==> flow/design.v <==
`timescale 1ns/1ns
module mux2x1( a, b, out, sel );
    input a, b, sel;
    output out;
    assign out = sel ? a : b;
endmodule
module mux2( sel, a, b, out );
    parameter bitwidth = 32 ;
    input  sel; 
    input  [bitwidth-1:0] a, b;
    output [bitwidth-1:0] out;
    assign out = sel ? a : b;
endmodule
module mux3( sel, a, b, c, out );
    parameter bitwidth = 32 ;
    input  [1:0]  sel; 
    input  [bitwidth-1:0] a, b, c;
    output [bitwidth-1:0] out;
    assign out = sel == 0 ? a : sel == 1 ? b : c;
endmodule
module add32(a, b, result);
    input  [31:0] a, b;
    output [31:0] result;
    assign result = a + b;
endmodule
module sign_extend( immed_in, ext_immed_out );
	input  [15:0] immed_in;
	output [31:0] ext_immed_out;
	assign ext_immed_out = { { 16{immed_in[15]} }, immed_in };
endmodule
module reg32(clk, rst, d_in, d_out );
    input  clk, rst;
    input  [31:0] d_in;
    output reg [31:0] d_out;
    always @(posedge clk) begin
        if (rst)
            d_out <= 32'b0;
      else 
            d_out <= d_in;
    end
endmodule
module ALU_Slice( a, b, cin, cout, inv, ctl, out );
    input a, b, cin, inv;
    input [2:0] ctl;
    output cout, out;
    wire and_out, or_out, fa_out;
    wire bx, e1, e2, e3;
    parameter ALU_add = 3'b010;
    parameter ALU_sub = 3'b110;
    parameter ALU_and = 3'b000;
    parameter ALU_or = 3'b001;
    parameter ALU_slt = 3'b111;
    and (and_out, a, b);
    or (or_out, a, b);
    xor (bx, b, inv);
    xor (e1, a, bx);
    and (e2, a, bx);
    and (e3, e1, cin);
    or (cout, e2, e3);
    xor (fa_out, e1, cin);
    assign out = ctl[1] ? fa_out : (ctl[0] ? or_out : and_out);
endmodule
`timescale 1ns/1ns
module Shifter( a, b, result );
    input [31:0] a, b;
    output [31:0] result;     
    wire[31:0] w[0:5];
    assign w[0] = a;
    genvar i, j;
    for( i = 0 ; i < 5 ; i = i + 1 ) begin
        for( j = 2**i-1 ; j >= 0 ; j = j - 1 )  
            mux2x1 mux( .a(1'b0), .b(w[i][j]), .out(w[i+1][j]), .sel(b[i]) );
        for( j = 2**i ; j < 32 ; j = j + 1 )
            mux2x1 mux( .a(w[i][j-2**i]), .b(w[i][j]), .out(w[i+1][j]), .sel(b[i]) );
    end
    assign result = w[5] ;  
endmodule
module ALU( ctl, a, b, result, zero );
    input [2:0]   ctl ;
    input [31:0]  a, b ;
    output [31:0] result ;
    output zero ;
    wire [31:0] c, ALUOut, ShifterOut;
    wire inv;
    parameter ALU_sll = 3'b011;
    parameter ALU_add = 3'b010;
    parameter ALU_sub = 3'b110;
    parameter ALU_and = 3'b000;
    parameter ALU_or = 3'b001;
    parameter ALU_slt = 3'b111;
    assign inv = (ctl == ALU_sub || ctl == ALU_slt);
    genvar i;
    ALU_Slice slice( .a(a[0]), .b(b[0]), .cin(inv), .cout(c[0]), .ctl(ctl), .out(ALUOut[0]), .inv(inv) );
    for(i = 1 ; i<32 ; i=i+1)
        ALU_Slice slice( .a(a[i]), .b(b[i]), .cin(c[i-1]), .cout(c[i]), .ctl(ctl), .out(ALUOut[i]), .inv(inv) );
    Shifter shifter( .a(a), .b(b), .result(ShifterOut) );
    assign result = ( ctl == ALU_sll ? ShifterOut :
                      ctl == ALU_slt ? {31'b0, ALUOut[31]} : ALUOut); 
    assign zero = (result == 32'b0);
endmodule
module alu_ctl(ALUOp, Funct, ALUOperation, DIVU, ALUSEL);
    input  [1:0] ALUOp;
    input  [5:0] Funct;
    output reg DIVU;
    output reg [1:0] ALUSEL;
    output reg [2:0] ALUOperation;
    parameter F_sll = 6'd0;
    parameter F_mfhi = 6'd10;
    parameter F_mflo = 6'd12;
    parameter F_divu = 6'd27;
    parameter F_add = 6'd32;
    parameter F_sub = 6'd34;
    parameter F_and = 6'd36;
    parameter F_or = 6'd37;
    parameter F_slt = 6'd42;
    parameter ALU_sll = 3'b011;
    parameter ALU_add = 3'b010;
    parameter ALU_sub = 3'b110;
    parameter ALU_and = 3'b000;
    parameter ALU_or = 3'b001;
    parameter ALU_slt = 3'b111;
    always @(*) begin
        ALUSEL = 2;
        DIVU = 1'b0;
        ALUOperation = ALU_and;
        case (ALUOp)
        2'b00 : ALUOperation = ALU_add;
        2'b01 : ALUOperation = ALU_sub;
        2'b11 : ALUOperation = ALU_or ;
        2'b10 : case (Funct)
                F_sll : ALUOperation = ALU_sll;
                F_add : ALUOperation = ALU_add;
                F_sub : ALUOperation = ALU_sub;
                F_and : ALUOperation = ALU_and;
                F_or : ALUOperation = ALU_or;
                F_slt : ALUOperation = ALU_slt;
                F_divu: DIVU = 1;
                F_mfhi: ALUSEL = 0;
                F_mflo: ALUSEL = 1;
                default : ALUOperation = ALU_and;
                endcase
        default ALUOperation = ALU_and;
        endcase
    end
endmodule
module control( opcode, RegDst, ALUSrc, MemtoReg, RegWrite, 
                MemRead, MemWrite, Branch, Jump, ALUOp, bne);
    input  [5:0] opcode;
    output reg RegDst, ALUSrc, MemtoReg, RegWrite, MemRead, MemWrite, Branch, Jump, bne;
    output reg [1:0] ALUOp;
    parameter R_FORMAT = 6'd0;
    parameter LW = 6'd35;
    parameter SW = 6'd43;
    parameter BEQ = 6'd4;
    parameter BNE = 6'd5;    
    parameter ORI = 6'd13;
	parameter J = 6'd2;
	parameter NOP = 6'd63;
    always @(*) begin
        case ( opcode )
            R_FORMAT : 
            begin
                RegDst = 1'b1; ALUSrc = 1'b0; MemtoReg = 1'b0; RegWrite = 1'b1; MemRead = 1'b0; 
                MemWrite = 1'b0; Branch = 1'b0; Jump = 1'b0; ALUOp = 2'b10; bne = 1'd0 ;
            end
            LW :
            begin
                RegDst = 1'b0; ALUSrc = 1'b1; MemtoReg = 1'b1; RegWrite = 1'b1; MemRead = 1'b1; 
                MemWrite = 1'b0; Branch = 1'b0; Jump = 1'b0; ALUOp = 2'b00; bne = 1'd0 ;
            end
            SW :
            begin
                RegDst = 1'b0; ALUSrc = 1'b1; MemtoReg = 1'b0; RegWrite = 1'b0; MemRead = 1'b0; 
                MemWrite = 1'b1; Branch = 1'b0; Jump = 1'b0; ALUOp = 2'b00; bne = 1'd0;
            end
            ORI :
            begin
                RegDst = 1'b0; ALUSrc = 1'b1; MemtoReg = 1'b0; RegWrite = 1'b1; MemRead = 1'b0; 
                MemWrite = 1'b0; Branch = 1'b0; Jump = 1'b0; ALUOp = 2'b11; bne = 1'd0;
            end
            BEQ :
            begin
                RegDst = 1'b0; ALUSrc = 1'b0; MemtoReg = 1'b0; RegWrite = 1'b0; MemRead = 1'b0; 
                MemWrite = 1'b0; Branch = 1'b1; Jump = 1'b0; ALUOp = 2'b01; bne = 1'd0;
            end
            BNE :
            begin
                RegDst = 1'b0; ALUSrc = 1'b0; MemtoReg = 1'b0; RegWrite = 1'b0; MemRead = 1'b0; 
                MemWrite = 1'b0; Branch = 1'b1; Jump = 1'b0; ALUOp = 2'b01; bne = 1'd1 ;
            end
            J :
            begin
                RegDst = 1'b0; ALUSrc = 1'b0; MemtoReg = 1'b0; RegWrite = 1'b0; MemRead = 1'b0; 
                MemWrite = 1'b0; Branch = 1'b0; Jump = 1'b1; ALUOp = 2'b01; bne = 1'd0 ;
            end
            NOP :
            begin
                RegDst=1'b0; ALUSrc=1'b0; MemtoReg=1'b0; RegWrite=1'b0; MemRead=1'b0; 
                MemWrite=1'b0; Branch=1'b0; Jump = 1'b0; ALUOp = 2'b00;  bne = 1'd0 ;
            end
            default
            begin
                RegDst=1'b0; ALUSrc=1'b0; MemtoReg=1'b0; RegWrite=1'b0; MemRead=1'b0; 
                MemWrite=1'b0; Branch=1'b0; Jump = 1'b0; ALUOp = 2'b00;  bne = 1'd0 ;
            end
        endcase
    end
endmodule
module Divider( clk, rst, a, b, result );
    input  clk, rst ;
    input  [31:0] a ;
    input  [31:0] b ;
    output [63:0] result ;
    reg [31:0] REM;
    reg [31:0] QUO;
    reg [31:0] div;
    reg [5:0]  counter;
    wire [32:0] part;
    wire [32:0] diff;
    assign part = {REM, QUO[31]};
    assign diff = part - {1'b0, div};
    always @( posedge clk ) begin
        if ( rst ) begin
            REM <= 32'd0;
            QUO <= a;
            div <= b;
            counter <= 6'd32;
        end
        else if ( counter != 6'd0 ) begin
            if ( part >= {1'b0, div} ) begin
                REM <= diff[31:0];
                QUO <= {QUO[30:0], 1'b1};
            end
            else begin
                REM <= part[31:0];
                QUO <= {QUO[30:0], 1'b0};
            end
            counter <= counter - 6'd1;
        end
    end
    assign result = {REM, QUO};
endmodule
module HiLo( clk, DivAns, HiOut, LoOut );
    input clk ;
    input [63:0] DivAns ;
    output [31:0] HiOut, LoOut ;
    reg [63:0] REM;
    always@( posedge clk )
        REM <= DivAns;
    assign HiOut = REM[63:32];
    assign LoOut = REM[31:0];
endmodule
module Hazard( clk, rst, stay, instr, instr_out );
    input clk, rst;
    input [31:0] instr;
    output [31:0] instr_out;
    output stay;
    reg [5:0] counter;
    reg [5:0] bubbles;
    wire [5:0] opcode;
    wire [5:0] funct;
    wire issue;
    assign opcode = instr[31:26];
    assign funct = instr[5:0];
    parameter instr_NOP = 32'hFC000000;
    always @(*) begin
        if (opcode == 6'd2 || opcode == 6'd4 || opcode == 6'd5)       
            bubbles = 6'd3;
        else if (opcode == 6'd0 && funct == 6'd27)                   
            bubbles = 6'd34;
        else if (opcode == 6'd0 || opcode == 6'd35 || opcode == 6'd13)  
            bubbles = 6'd3;
        else
            bubbles = 6'd0;
    end
    assign issue = (counter == 6'd0);
    assign instr_out = issue ? instr : instr_NOP;
    assign stay = ~issue;
    always @(posedge clk) begin
        if (rst)
            counter <= 6'd0;
        else if (issue)
            counter <= bubbles;
        else
            counter <= counter - 6'd1;
    end
endmodule
module reg_file(clk, RegWrite, RN1, RN2, WN, WD, RD1, RD2);
    input  clk, RegWrite;
    input  [4:0] RN1, RN2, WN;
    input  [31:0] WD;
    output [31:0] RD1, RD2; 
    wire[4:0] RN1, RN2;
    reg [31:0] RD1, RD2;
    reg [31:0] file_array[31:1];
    always @(*) begin
      RD1 = (RN1 == 5'd0) ? 32'd0 : file_array[RN1];
    end
    always @(*) begin
      RD2 = (RN2 == 5'd0) ? 32'd0 : file_array[RN2];
    end
    always @(posedge clk)
        if(RegWrite && WN != 0)
            file_array[WN] <= WD;
endmodule 
module reg_IF_ID( clk, rst, pc_incr, instr, pc_incr_out, instr_out );  
	input   clk, rst ;
	input  [31:0] pc_incr, instr;
    output reg [31:0] pc_incr_out, instr_out;
	always @(posedge clk)begin
		if (rst) begin
			pc_incr_out <= 32'd0;
			instr_out <= 32'd0;
		end
		else begin
			pc_incr_out <= pc_incr;
			instr_out <= instr;
		end
	end
endmodule
module reg_ID_EX( opcode, clk, rst, RegDst, ALUSrc, ALUOp, MemRead, MemWrite, Branch, MemtoReg, RegWrite, bne,
                  rfile_rd1, rfile_rd2, ext_immed, rt, rd, pc_incr,
                   opcode_out, RegDst_out, ALUSrc_out, ALUOp_out, MemRead_out, MemWrite_out, Branch_out, MemtoReg_out,RegWrite_out, bne_out,
                  rfile_rd1_out , rfile_rd2_out, ext_immed_out, rt_out, rd_out, pc_incr_out );
  input clk, rst, RegDst, ALUSrc, MemRead, MemWrite, Branch, MemtoReg, RegWrite, bne;
  input [1:0]  ALUOp;
  input [4:0]  rt, rd ;
  input [31:0] ext_immed, rfile_rd1, rfile_rd2, pc_incr ;  
  input[5:0] opcode;
  output reg [5:0] opcode_out;
  output reg RegDst_out, ALUSrc_out, MemRead_out, MemWrite_out, Branch_out, MemtoReg_out, RegWrite_out, bne_out;  
  output reg [1:0]  ALUOp_out;
  output reg [4:0] rt_out, rd_out ;
  output reg [31:0] ext_immed_out, rfile_rd1_out, rfile_rd2_out, pc_incr_out ;
    always @(posedge clk) begin
		if (rst) begin
			pc_incr_out <= 32'd0;
      opcode_out <= 6'd0;
            RegDst_out <= RegDst;
            ALUSrc_out <= 0;
            ALUOp_out <= 2'd0;
            MemWrite_out <=0;
            Branch_out <= 0;
            MemRead_out <= 0;
            MemtoReg_out <= 0;
            RegWrite_out <= 0;
            ext_immed_out <= 32;
            rt_out <= 5'd0;
            rd_out <= 5'd0;
            rfile_rd1_out <= 32'd0;
            rfile_rd2_out <= 32'd0;
            bne_out <= 1'd0;
		end
        else begin
  opcode_out <= opcode;
            RegDst_out <= RegDst;
            ALUSrc_out <= ALUSrc;
            ALUOp_out <= ALUOp;
            MemRead_out <= MemRead;
            MemWrite_out <= MemWrite;
            Branch_out <= Branch;
            MemtoReg_out <= MemtoReg;
            RegWrite_out <= RegWrite;
            ext_immed_out <= ext_immed;
            rt_out <= rt;
            rd_out <= rd;
            rfile_rd1_out <= rfile_rd1;
            rfile_rd2_out <= rfile_rd2;
            pc_incr_out <= pc_incr;  
            bne_out <= bne;
        end
	end
endmodule
module reg_EX_MEM( opcode, funct, clk,reset, 
                   RW, MtoR, MR, MW, Branch, bne,  
                   ext_immed, zero, aluANS, rd2, WN,b_tgt,   
                   opcode_out, funct_out, RW_out, MtoR_out, MR_out, MW_out, Branch_out, bne_out,  
                   ext_immed_out, zero_out, aluANS_out, rd2_out, WN_out, b_tgt_out );  
	input  clk,reset, bne;
	input RW, MtoR, MR, MW, Branch ;
  input[31:0] ext_immed, aluANS, rd2, b_tgt ;
  input[4:0] WN;
  input[5:0] funct, opcode ;
	input zero;
  output reg [5:0] funct_out, opcode_out ;
	output  RW_out, MtoR_out, MR_out, MW_out, Branch_out, bne_out;
    output[31:0] ext_immed_out, aluANS_out, rd2_out, b_tgt_out ;
    output[4:0] WN_out;
	output zero_out;
	reg  RW_out, MtoR_out, MR_out, MW_out, Branch_out;
	reg[31:0] ext_immed_out, aluANS_out, rd2_out, b_tgt_out;
  reg[4:0] WN_out;
  reg zero_out, bne_out ;  
    always @( posedge clk ) begin  
        opcode_out <= 5'd0;
        if(reset) begin
      funct_out <= 5'd0;
			ext_immed_out <=32'd0;
			zero_out <=1'd0;
			aluANS_out <=32'd0;
			rd2_out <=32'd0;
			WN_out <=5'd0;
			RW_out <=1'd0;
			MtoR_out <=1'd0;
			MR_out <=1'd0;
			MW_out <=1'd0;
            Branch_out <= 32'd0;
            bne_out <= 1'd0;
            b_tgt_out <= 1'd0;
		end
		else begin
      opcode_out <= opcode;
      funct_out <= funct;
			ext_immed_out<= ext_immed;
			zero_out<=zero;
			aluANS_out<=aluANS;
			rd2_out<=rd2;
			WN_out<=WN;
			RW_out<=RW;
			MtoR_out<=MtoR;
			MR_out<=MR;
			MW_out<=MW;
			Branch_out<=Branch;
            bne_out <= bne;
            b_tgt_out <= b_tgt;
		end
	end
endmodule
module reg_MEM_WB( opcode, funct, clk, rst, regWrite, memtoReg, dataMemrd, ALU_result, WN,
                   opcode_out, funct_out, regWrite_out, memtoReg_out, dataMemrd_out, ALU_result_out, WN_out) ;
    input clk, rst, regWrite, memtoReg ;
    input [4:0] WN;
    input [31:0] dataMemrd, ALU_result; 
  input[5:0] funct, opcode;
    output regWrite_out, memtoReg_out ;
    output [4:0] WN_out ;
    output [31:0] dataMemrd_out, ALU_result_out ;
  output reg [5:0] funct_out, opcode_out;
    reg  regWrite_out, memtoReg_out ;
    reg [4:0] WN_out ;
    reg [31:0] dataMemrd_out, ALU_result_out ;
    always@(posedge clk )begin
        if ( rst ) begin
          opcode_out <= 5'd0;
          funct_out <= 5'd0;
            regWrite_out <= 0;
            memtoReg_out <= 0; 
            dataMemrd_out <= 32'd0;
            ALU_result_out <= 32'd0;
            WN_out <= 5'd0;
        end 
        else begin
          opcode_out <= opcode;
            funct_out <= funct;
            regWrite_out <= regWrite;
            memtoReg_out <= memtoReg;
            dataMemrd_out <= dataMemrd;
            ALU_result_out <= ALU_result;
            WN_out <= WN;
        end
    end  
endmodule
    module mips_pipeline(clk, rst, imem_addr, imem_rdata, dmem_addr, dmem_wdata, dmem_we, dmem_rdata);
    input clk, rst;
    output [31:0] imem_addr;
    input  [31:0] imem_rdata;
    output [31:0] dmem_addr, dmem_wdata;
    output dmem_we;
    input  [31:0] dmem_rdata;
    wire [31:0] pc, pc_incr, ID_pc_incr, pc_next, dmem_rdata_w, jump_addr, branch_addr, wd;
    wire [31:0] instr, ID_instr, IF_instr;
    wire [31:0] alu_b, b_tgt, EX_b_tgt;
    wire RegWrite, Branch, PCSrc, RegDst, MemtoReg, MemRead, MemWrite, ALUSrc, Zero, Jump, bne, ID_RegWrite;
    wire [1:0] ALUOp;
    wire [2:0] Operation;
    reg32 PC( .clk(clk), .rst(rst), .d_in(pc_next), .d_out(pc) );
    wire stay;
    wire[31:0] pc_add;
    assign imem_addr = pc;
    assign IF_instr = imem_rdata;
    Hazard hazard( .clk(clk), .rst(rst), .stay(stay), .instr(IF_instr), .instr_out(instr) );
    add32 PCADD( .a(pc), .b(32'd4), .result(pc_incr) );  
    mux2 #(32) STMUX( .sel(stay), .a(pc), .b(pc_incr), .out(pc_add) );
    mux2 #(32) PCMUX( .sel(PCSrc), .a(b_tgt), .b(pc_add), .out(branch_addr) );
    mux2 #(32) JMUX( .sel(Jump), .a(jump_addr), .b(branch_addr), .out(pc_next) );
      reg_IF_ID REG_IF_ID( .clk(clk), .rst(rst), .pc_incr(pc_incr), .instr(instr), .pc_incr_out(ID_pc_incr),   .instr_out(ID_instr));
    wire [1:0] EX_ALUOp;
    wire [5:0] opcode;
    wire [4:0] rs, rt, rd, wn;
    wire [15:0] immed;
    wire [25:0] jumpoffset;
    wire [31:0] ext_immed, EX_pc_incr, EX_instr;
    wire [31:0] rd1, rd2;
    wire ID_MemWrite, EX_RegDst, EX_ALUSrc, EX_MemRead, EX_MemWrite, EX_Branch, EX_MemtoReg, EX_RegWrite;
    assign opcode = ID_instr[31:26];
    assign rs = ID_instr[25:21];
    assign rt = ID_instr[20:16];
    assign rd = ID_instr[15:11];
    assign immed = ID_instr[15:0];
    assign jumpoffset = ID_instr[25:0];
    assign jump_addr = { ID_pc_incr[31:28], jumpoffset, 2'b00 };
    sign_extend SignExtend( .immed_in(immed), .ext_immed_out(ext_immed) );
	reg_file RegFile( .clk(clk), .RegWrite(RegWrite), .RN1(rs), .RN2(rt), .WN(wn), 
					  .WD(wd), .RD1(rd1), .RD2(rd2) );
    control CTL(.opcode(opcode), .RegDst(RegDst), .ALUSrc(ALUSrc), .MemtoReg(MemtoReg), 
                .RegWrite(ID_RegWrite), .MemRead(MemRead), .MemWrite(ID_MemWrite), .Branch(Branch), 
              .Jump(Jump), .ALUOp(ALUOp), .bne(bne));
      wire [5:0] EX_opcode;
    wire EX_bne;
    wire [4:0]  EX_wn, EX_rd, EX_rt;
    wire [31:0] EX_ext_immed, EX_rd1, EX_rd2;
      reg_ID_EX REG_ID_EX(.opcode(opcode), .clk(clk), .rst(rst), .RegDst(RegDst), .ALUSrc(ALUSrc), .ALUOp(ALUOp), .MemRead(MemRead), .MemWrite(ID_MemWrite), .Branch(Branch), .MemtoReg(MemtoReg), .RegWrite(ID_RegWrite), .bne(bne), .rfile_rd1(rd1), .rfile_rd2(rd2), .ext_immed(ext_immed), .rt(rt), .rd(rd), .pc_incr(ID_pc_incr),
                         .opcode_out(EX_opcode),.RegDst_out(EX_RegDst), .ALUSrc_out(EX_ALUSrc), .ALUOp_out(EX_ALUOp), 
                         .MemRead_out(EX_MemRead), .MemWrite_out(EX_MemWrite), .Branch_out(EX_Branch),     
                         .MemtoReg_out(EX_MemtoReg),.RegWrite_out(EX_RegWrite), 
                        .bne_out(EX_bne) , .rfile_rd1_out(EX_rd1), .rfile_rd2_out(EX_rd2),   .ext_immed_out(EX_ext_immed), 
                         .rt_out(EX_rt), .rd_out(EX_rd), .pc_incr_out(EX_pc_incr) );
    wire MEM_zero, MEM_bne, DIVU ;
    wire [1:0] ALUSEL;
    wire [5:0] MEM_funct, funct, MEM_opcode;
    wire [4:0] MEM_shamt, shamt, MEM_wn;
    wire [31:0] MEM_ext_immed, MEM_pc_incr, MEM_instr;  
    wire [31:0] MEM_rd1, MEM_rd2, MEM_aluANS, MEM_result ;  
    wire MEM_RegDst, MEM_ALUSrc, MEM_MemRead, MEM_MemWrite, MEM_Branch, MEM_MemtoReg;
    wire [63:0] div_out ;
    wire [31:0] hi, lo, alu_out;
    wire [31:0] result, b_offset; 
    assign funct = EX_ext_immed[5:0]; 
    assign shamt = EX_ext_immed[10:6];
    assign b_offset = EX_ext_immed << 2;  
      add32 BRADD( .a(EX_pc_incr), .b(b_offset), .result(EX_b_tgt) ); 
    mux2 #(32) ALUMUX( .sel(EX_ALUSrc), .a(EX_ext_immed), .b(EX_rd2), .out(alu_b) );  
    alu_ctl ALUCTL( .ALUOp(EX_ALUOp), .Funct(funct), .ALUOperation(Operation), .DIVU(DIVU), .ALUSEL(ALUSEL) );  
    Divider divider( .clk(clk), .rst(DIVU), .a(EX_rd1), .b(EX_rd2), .result(div_out) );
    HiLo HILO( .clk(clk), .DivAns(div_out), .HiOut(hi), .LoOut(lo) );
      ALU alu( .ctl(Operation), .a(EX_rd1), .b(alu_b), .result(alu_out), .zero(Zero)); 
      mux3 ALURMUX( .sel(ALUSEL), .a(hi), .b(lo), .c(alu_out), .out(result) );     
      mux2 #(5)  RFMUX( .sel(EX_RegDst), .a(EX_rd), .b(EX_rt), .out(EX_wn) );  
      reg_EX_MEM REG_EX_MEM( .opcode(EX_opcode), .funct(funct),  .clk (clk) , .reset(rst), .RW(EX_RegWrite), .MtoR(EX_MemtoReg), .MR(EX_MemRead), .MW(EX_MemWrite),.Branch(EX_Branch), .bne(EX_bne), .ext_immed(EX_ext_immed), .zero(Zero), .rd2(EX_rd2), .WN(EX_wn), .aluANS(result), .b_tgt(EX_b_tgt), 
                            .opcode_out(MEM_opcode), .funct_out(MEM_funct), .RW_out(MEM_RegWrite), .MtoR_out(MEM_MemtoReg), .MR_out(MEM_MemRead), .MW_out(MEM_MemWrite), .Branch_out(MEM_Branch), .bne_out(MEM_bne),                       .ext_immed_out(MEM_ext_immed), .zero_out(MEM_zero), .aluANS_out(MEM_result), .rd2_out(MEM_rd2), .WN_out(MEM_wn), .b_tgt_out(b_tgt) ) ;
    wire[5:0]  WB_opcode;
    wire[31:0] WB_dataMemrd, WB_result;
    wire WB_Branch, WB_MemtoReg, MEM_cmp;
    wire [4:0] MUX;
      wire [5:0] WB_funct;
    xor (MEM_cmp, MEM_bne, MEM_zero);
    and BRAND(PCSrc, MEM_cmp, MEM_Branch);
      assign dmem_addr = MEM_result;
      assign dmem_wdata = MEM_rd2;
      assign dmem_we = MEM_MemWrite;
      assign dmem_rdata_w = dmem_rdata;
      reg_MEM_WB REG_MEM_WB( .opcode(MEM_opcode), .funct(MEM_funct), .clk(clk), .rst(rst), .regWrite(MEM_RegWrite), .memtoReg(MEM_MemtoReg), .dataMemrd(dmem_rdata_w), .ALU_result(MEM_result), .WN(MEM_wn), .opcode_out(WB_opcode), .funct_out(WB_funct), .regWrite_out(RegWrite), .memtoReg_out(WB_MemtoReg), .dataMemrd_out(WB_dataMemrd), .ALU_result_out(WB_result), .WN_out(wn) ) ;
    mux2 #(32) WRMUX(  .sel(WB_MemtoReg), .a(WB_dataMemrd), .b(WB_result), .out(wd) );  
endmodule
**Reports on mips_pipeline**

What the tools print for mips_pipeline, step after step.
Lines are those of the file above, counted from 1.
Operators: Yosys type, input widths -> output width; for muxes data width and select width s.
Cell names lack the library's common part.
A cell with -- has no value.

- Design top: mips_pipeline
- Clock input: clk
- Standard-cell library: sky130hd
- Timing corner: tt_025C_1v80

**Word level**

Source: Yosys, flattened and elaborated, memories not mapped. Widths are those after wreduce. Print and check cells do not count. Equal cells are merged and count once.
Memory sizes are those after Yosys's memory passes, which may raise the word count (mostly to a power of two), join words into wider ones and drop unused or constant bits.

- Register bits after elaboration: 513
- Bits in writable memories: 992
- Word width x clocked read ports: 64
- Memories: 1
- Bits of input ports: 66
- Cells after elaboration: 618

- $add $sub $neg: 5
- Magnitude comparators: 1
- Equal/unequal tests: 26
- Mux-type cells: 261
- Bitwise gates (word level): 256
- Reductions and logical operators: 30

Memory list:

| name | words | width | rd ports | write ports | line | RTL |
|---|---|---|---|---|---|---|
| RegFile.file_array | 31 | 32 | 2 | 1 | 295 | `reg [31:0] file_array[31:1];` |

Operator list:

| kind | number |
|---|---|
| $mux 32 | 14 |
| $mux 1 | 235 |
| $xor 1x1->1 | 97 |
| $and 1x1->1 | 95 |
| $or 1x1->1 | 63 |
| $eq 6x6->1 const B | 7 |
| $ge 33x32->1 | 1 |
| $add 32x3->32 const B | 1 |
| $add 32x32->32 | 1 |
| $sub 32x32->32 | 1 |
| $logic_not 32->1 | 1 |
| $eq 6x3->1 const B | 4 |
| $eq 6x4->1 const B | 4 |
| $logic_not 6->1 | 4 |
| $mux 6 | 3 |
| $pmux 3 s5 | 1 |
| $reduce_or 3->1 | 4 |
| $sub 6x1->6 const B | 2 |
| $eq 6x2->1 const B | 2 |
| $eq 6x5->1 const B | 2 |
| $pmux 3 s4 | 1 |
| $reduce_or 2->1 | 5 |
| $logic_not 5->1 | 2 |
| $mux 5 | 2 |
| $pmux 2 s2 | 2 |
| $eq 3x3->1 const B | 2 |
| $reduce_bool 6->1 | 1 |
| $pmux 2 s3 | 1 |

Not listed: further kinds 12, cells in them 21.

**Longest topological paths**

Yosys ltp: most cells in a row. Word level: on the elaborated netlist, between registers, memories and ports. Mapped: between sequential cells and ports; inverters and the memories' decode and read muxes count.

- Word-level depth: 75
- ABC_AREA: 0
- Depth in mapped cells: 44

**Netlist**

Source: synth_stat.txt of the flow (Yosys; design flattened, memories mapped). It holds for the ABC_AREA given above (unset counts as 0); a run with the other value may have another netlist.

- Mapped cells: 5253
- Synthesis area: 71506.1 um^2
- Sequential part of the area: 41900.2 um^2
- Flip-flops: 1565
- Buffers: 357

Cell types:

| cell type | number |
|---|---|
| edfxtp_1 | 1056 |
| dfxtp_1 | 509 |
| mux4_2 | 406 |
| mux2i_1 | 364 |
| nor2_1 | 490 |
| a21oi_1 | 293 |
| nand2_1 | 344 |
| nor2b_1 | 165 |
| clkbuf_1 | 262 |
| o21ai_0 | 181 |
| ha_1 | 68 |
| a221oi_1 | 75 |
| o211ai_1 | 87 |
| fa_1 | 32 |
| xnor2_1 | 67 |
| a22oi_1 | 69 |
| a211oi_1 | 67 |
| xor2_1 | 54 |

Other cell types: 63; their cells: 664.
By module: a second synthesis without flattening, with its own total; a netlist apart from the flattened one above.

- Cell total of the unflattened synthesis: 5865
- Area total of the unflattened synthesis: 80661.1 um^2

Each row is one instance without its submodules.

By module:

| module | times used | cells | area (um^2) |
|---|---|---|---|
| reg_file | 1 | 2601 | 46500.8 |
| Divider | 1 | 600 | 5994.5 |
| reg_ID_EX | 1 | 324 | 4164.0 |
| reg_EX_MEM | 1 | 320 | 4093.9 |
| add32 | 2 | 271 | 1861.8 |
| mux2 #(bitwidth=32) | 5 | 36 | 544.3 |
| mux2x1 | 160 | 1 | 15.0 |
| reg_MEM_WB | 1 | 175 | 2275.9 |
| ALU_Slice | 32 | 9 | 62.6 |
| reg_IF_ID | 1 | 135 | 1918.1 |
| HiLo | 1 | 64 | 1281.2 |
| reg32 | 1 | 67 | 863.3 |
| mux3 | 1 | 107 | 714.4 |
| ALU | 1 | 131 | 708.2 |

Modules not listed: 7.

**Timing after synthesis**

Source: OpenSTA report_checks on the synthesized netlist (no wires, ideal clock, input and output delay 20% of the period each), path of least setup slack; recovery checks are left aside. Register names are those of the netlist, which keeps one name where synthesis merged equal registers.

- Kind: register to register
- Start: register REG_ID_EX.ext_immed_out[0]
- End: register REG_EX_MEM.zero_out
- Period: 15.0 ns
- Setup time: 0.061 ns
- Time at the first pin: 0.000 ns
- Arrival: 15.593 ns
- Path slack: -0.654 ns
- Delay of the path: 15.654 ns
- Driving pins on the path: 43
- Path buffers: 2
- Synthesis period reached: 15.654 ns

"delay of the path" = arrival - input delay + setup time.
"driving pins on the path": output pins that drive a net of the path, with the launching flip-flop's if there is one; two outputs of one cell count as two.
"synthesis period reached" is the clock period less the worst setup slack; recovery checks do not enter. This is arithmetic on one report: input and output delays are still those of the set period (20% each).
The rows between start and end are the longest chain of elaborated cells between them; the timing report does not say that the signal goes this way. Where chains are equally long, one stands for them.
Each line given opens the expression or statement behind the cell; cells for indexed reads and writes are added by Yosys, which also makes memories of some case tables.

- Cells stage by stage: dfxtp_1 buf_2 nor4b_2 a31oi_1 clkbuf_1 o21ai_0 fa_1 fa_1 fa_1 fa_1 fa_1 fa_1 fa_1 fa_1 fa_1 fa_1 fa_1 fa_1 [... 7 more ...] fa_1 fa_1 fa_1 fa_1 fa_1 fa_1 fa_1 fa_1 fa_1 fa_1 fa_1 xor2_1 o221ai_1 a21boi_0 a2111oi_0 nand4_1 nor4_1 and4_1
- Length of the longest elaborated chain: 74

Ends and longest elaborated chain, after synthesis:

| item | line | RTL |
|---|---|---|
| start, declared | 334 | `output reg [31:0] ext_immed_out, rfile_rd1_out, rfile_rd2_out, pc_incr_out ;` |
| start, assigned | 347 | `ext_immed_out <= 32;` |
| start, assigned | 364 | `ext_immed_out <= ext_immed;` |
| $eq 6x6->1 | 130 | `2'b10 : case (Funct)` |
| $pmux 3 s5 | 130 |  |
| $pmux 3 s4 | 126 | `case (ALUOp)` |
| $eq 3x3->1 | 91 | `assign inv = (ctl == ALU_sub \|\| ctl == ALU_slt);` |
| $logic_or 1x1->1 | 91 |  |
| $xor 1x1->1 | 55 | `xor (bx, b, inv);` |
| $xor 1x1->1 | 56 | `xor (e1, a, bx);` |
| [... 60 more ...] | -- |  |
| $and 1x1->1 | 58 | `and (e3, e1, cin);` |
| $or 1x1->1 | 59 | `or (cout, e2, e3);` |
| $xor 1x1->1 | 60 | `xor (fa_out, e1, cin);` |
| $mux 1 | 61 | `assign out = ctl[1] ? fa_out : (ctl[0] ? or_out : and_out);` |
| $mux 32 | 98 | `ctl == ALU_slt ? {31'b0, ALUOut[31]} : ALUOut);` |
| $mux 32 | 97 | `assign result = ( ctl == ALU_sll ? ShifterOut :` |
| $logic_not 32->1 | 99 | `assign zero = (result == 32'b0);` |
| end, assigned | 399 | `zero_out <=1'd0;` |
| end, assigned | 415 | `zero_out<=zero;` |
| end, declared | 389 | `output zero_out;` |

**Path in the finished layout**

From the final timing report of run B: the path of least setup slack in the routed layout; clock arrival at registers is part of the times.

- Kind: register to register
- Start: register REG_ID_EX.ext_immed_out[4]
- End: register REG_EX_MEM.aluANS_out[31]
- Period: 17.3 ns
- Setup time: 0.15 ns
- Time at the first pin: 0.78 ns
- Arrival: 16.84 ns
- Path slack: 1.09 ns
- Driving pins on the path: 42
- Path buffers: 1

The rows between start and end are the longest chain of elaborated cells between them; the timing report does not say that the signal goes this way. Where chains are equally long, one stands for them.

- Cells stage by stage: dfxtp_1 nor4b_2 a31oi_4 buf_4 xnor2_1 fa_1 fa_1 fa_1 fa_1 fa_1 fa_1 fa_1 fa_1 fa_1 fa_1 fa_1 fa_1 fa_1 [... 6 more ...] fa_1 fa_1 fa_1 fa_1 fa_1 fa_1 fa_1 fa_1 fa_1 fa_1 fa_1 xor2_1 o31ai_1 a221oi_1 o311ai_0 nand2b_1 o211ai_1 a21oi_1
- Length of the longest elaborated chain: 75

Ends and longest elaborated chain, after layout:

| item | line | RTL |
|---|---|---|
| start, declared | 334 | `output reg [31:0] ext_immed_out, rfile_rd1_out, rfile_rd2_out, pc_incr_out ;` |
| start, assigned | 347 | `ext_immed_out <= 32;` |
| start, assigned | 364 | `ext_immed_out <= ext_immed;` |
| $eq 6x6->1 | 130 | `2'b10 : case (Funct)` |
| $pmux 3 s5 | 130 |  |
| $pmux 3 s4 | 126 | `case (ALUOp)` |
| $eq 3x3->1 | 91 | `assign inv = (ctl == ALU_sub \|\| ctl == ALU_slt);` |
| $logic_or 1x1->1 | 91 |  |
| $xor 1x1->1 | 55 | `xor (bx, b, inv);` |
| $xor 1x1->1 | 56 | `xor (e1, a, bx);` |
| [... 60 more ...] | -- |  |
| $and 1x1->1 | 58 | `and (e3, e1, cin);` |
| $or 1x1->1 | 59 | `or (cout, e2, e3);` |
| $xor 1x1->1 | 60 | `xor (fa_out, e1, cin);` |
| $mux 1 | 61 | `assign out = ctl[1] ? fa_out : (ctl[0] ? or_out : and_out);` |
| $mux 32 | 98 | `ctl == ALU_slt ? {31'b0, ALUOut[31]} : ALUOut);` |
| $mux 32 | 97 | `assign result = ( ctl == ALU_sll ? ShifterOut :` |
| $mux 32 x2 | 19 | `assign out = sel == 0 ? a : sel == 1 ? b : c;` |
| end, assigned | 400 | `aluANS_out <=32'd0;` |
| end, assigned | 416 | `aluANS_out<=aluANS;` |
| end, declared | 387 | `output[31:0] ext_immed_out, aluANS_out, rd2_out, b_tgt_out ;` |

==> results <==
Below are 2 stored runs of the flow (Yosys, OpenROAD; platform sky130hd) on mips_pipeline, each with its settings and what was measured, unordered. Constraints: input delay and output delay 20% of the set period each, output load 0.01 pF.
"power consumption" is the tool's figure for a default switching activity; nothing was simulated.
A setting shown as -- is not set for that run.
A result given as -- is not shown for that run.

| setting or result | run A | run B |
|---|---|---|
| CAP_MARGIN | 30 | 20 |
| CELL_PAD_IN_SITES_DETAIL_PLACEMENT | 2 | -- |
| CORE_MARGIN | 7 | 2 |
| CORE_UTILIZATION | 56 | 48 |
| CTS_CLUSTER_DIAMETER | 245 | -- |
| CTS_CLUSTER_SIZE | 31 | -- |
| HOLD_SLACK_MARGIN | -0.09 | -0.01 |
| SETUP_SLACK_MARGIN | 0.95 | -- |
| SLEW_MARGIN | 25 | 20 |
| TNS_END_PERCENT | 95 | -- |
| period_ns | 9.53 | 17.3 |
| PLACE_DENSITY_LB_ADDON | -- | 0.0 |
| cell area after synthesis (um^2) | -- | 71506.1 |
| area inside the die boundary (um^2) | -- | 152073.0 |
| standard-cell area of the final layout (um^2) | -- | 80867.6 |
| utilization in the final report (%) | -- | 54.7 |
| setup slack of the critical path (ns) | -- | 1.093 |
| post-route setup TNS (ns) | -- | 0.000 |
| worst hold slack after layout (ns) | -- | 0.362 |
| power consumption (µW) | -- | 11843 |

Run A: not finished: clock tree synthesis ended with error DPL-0033
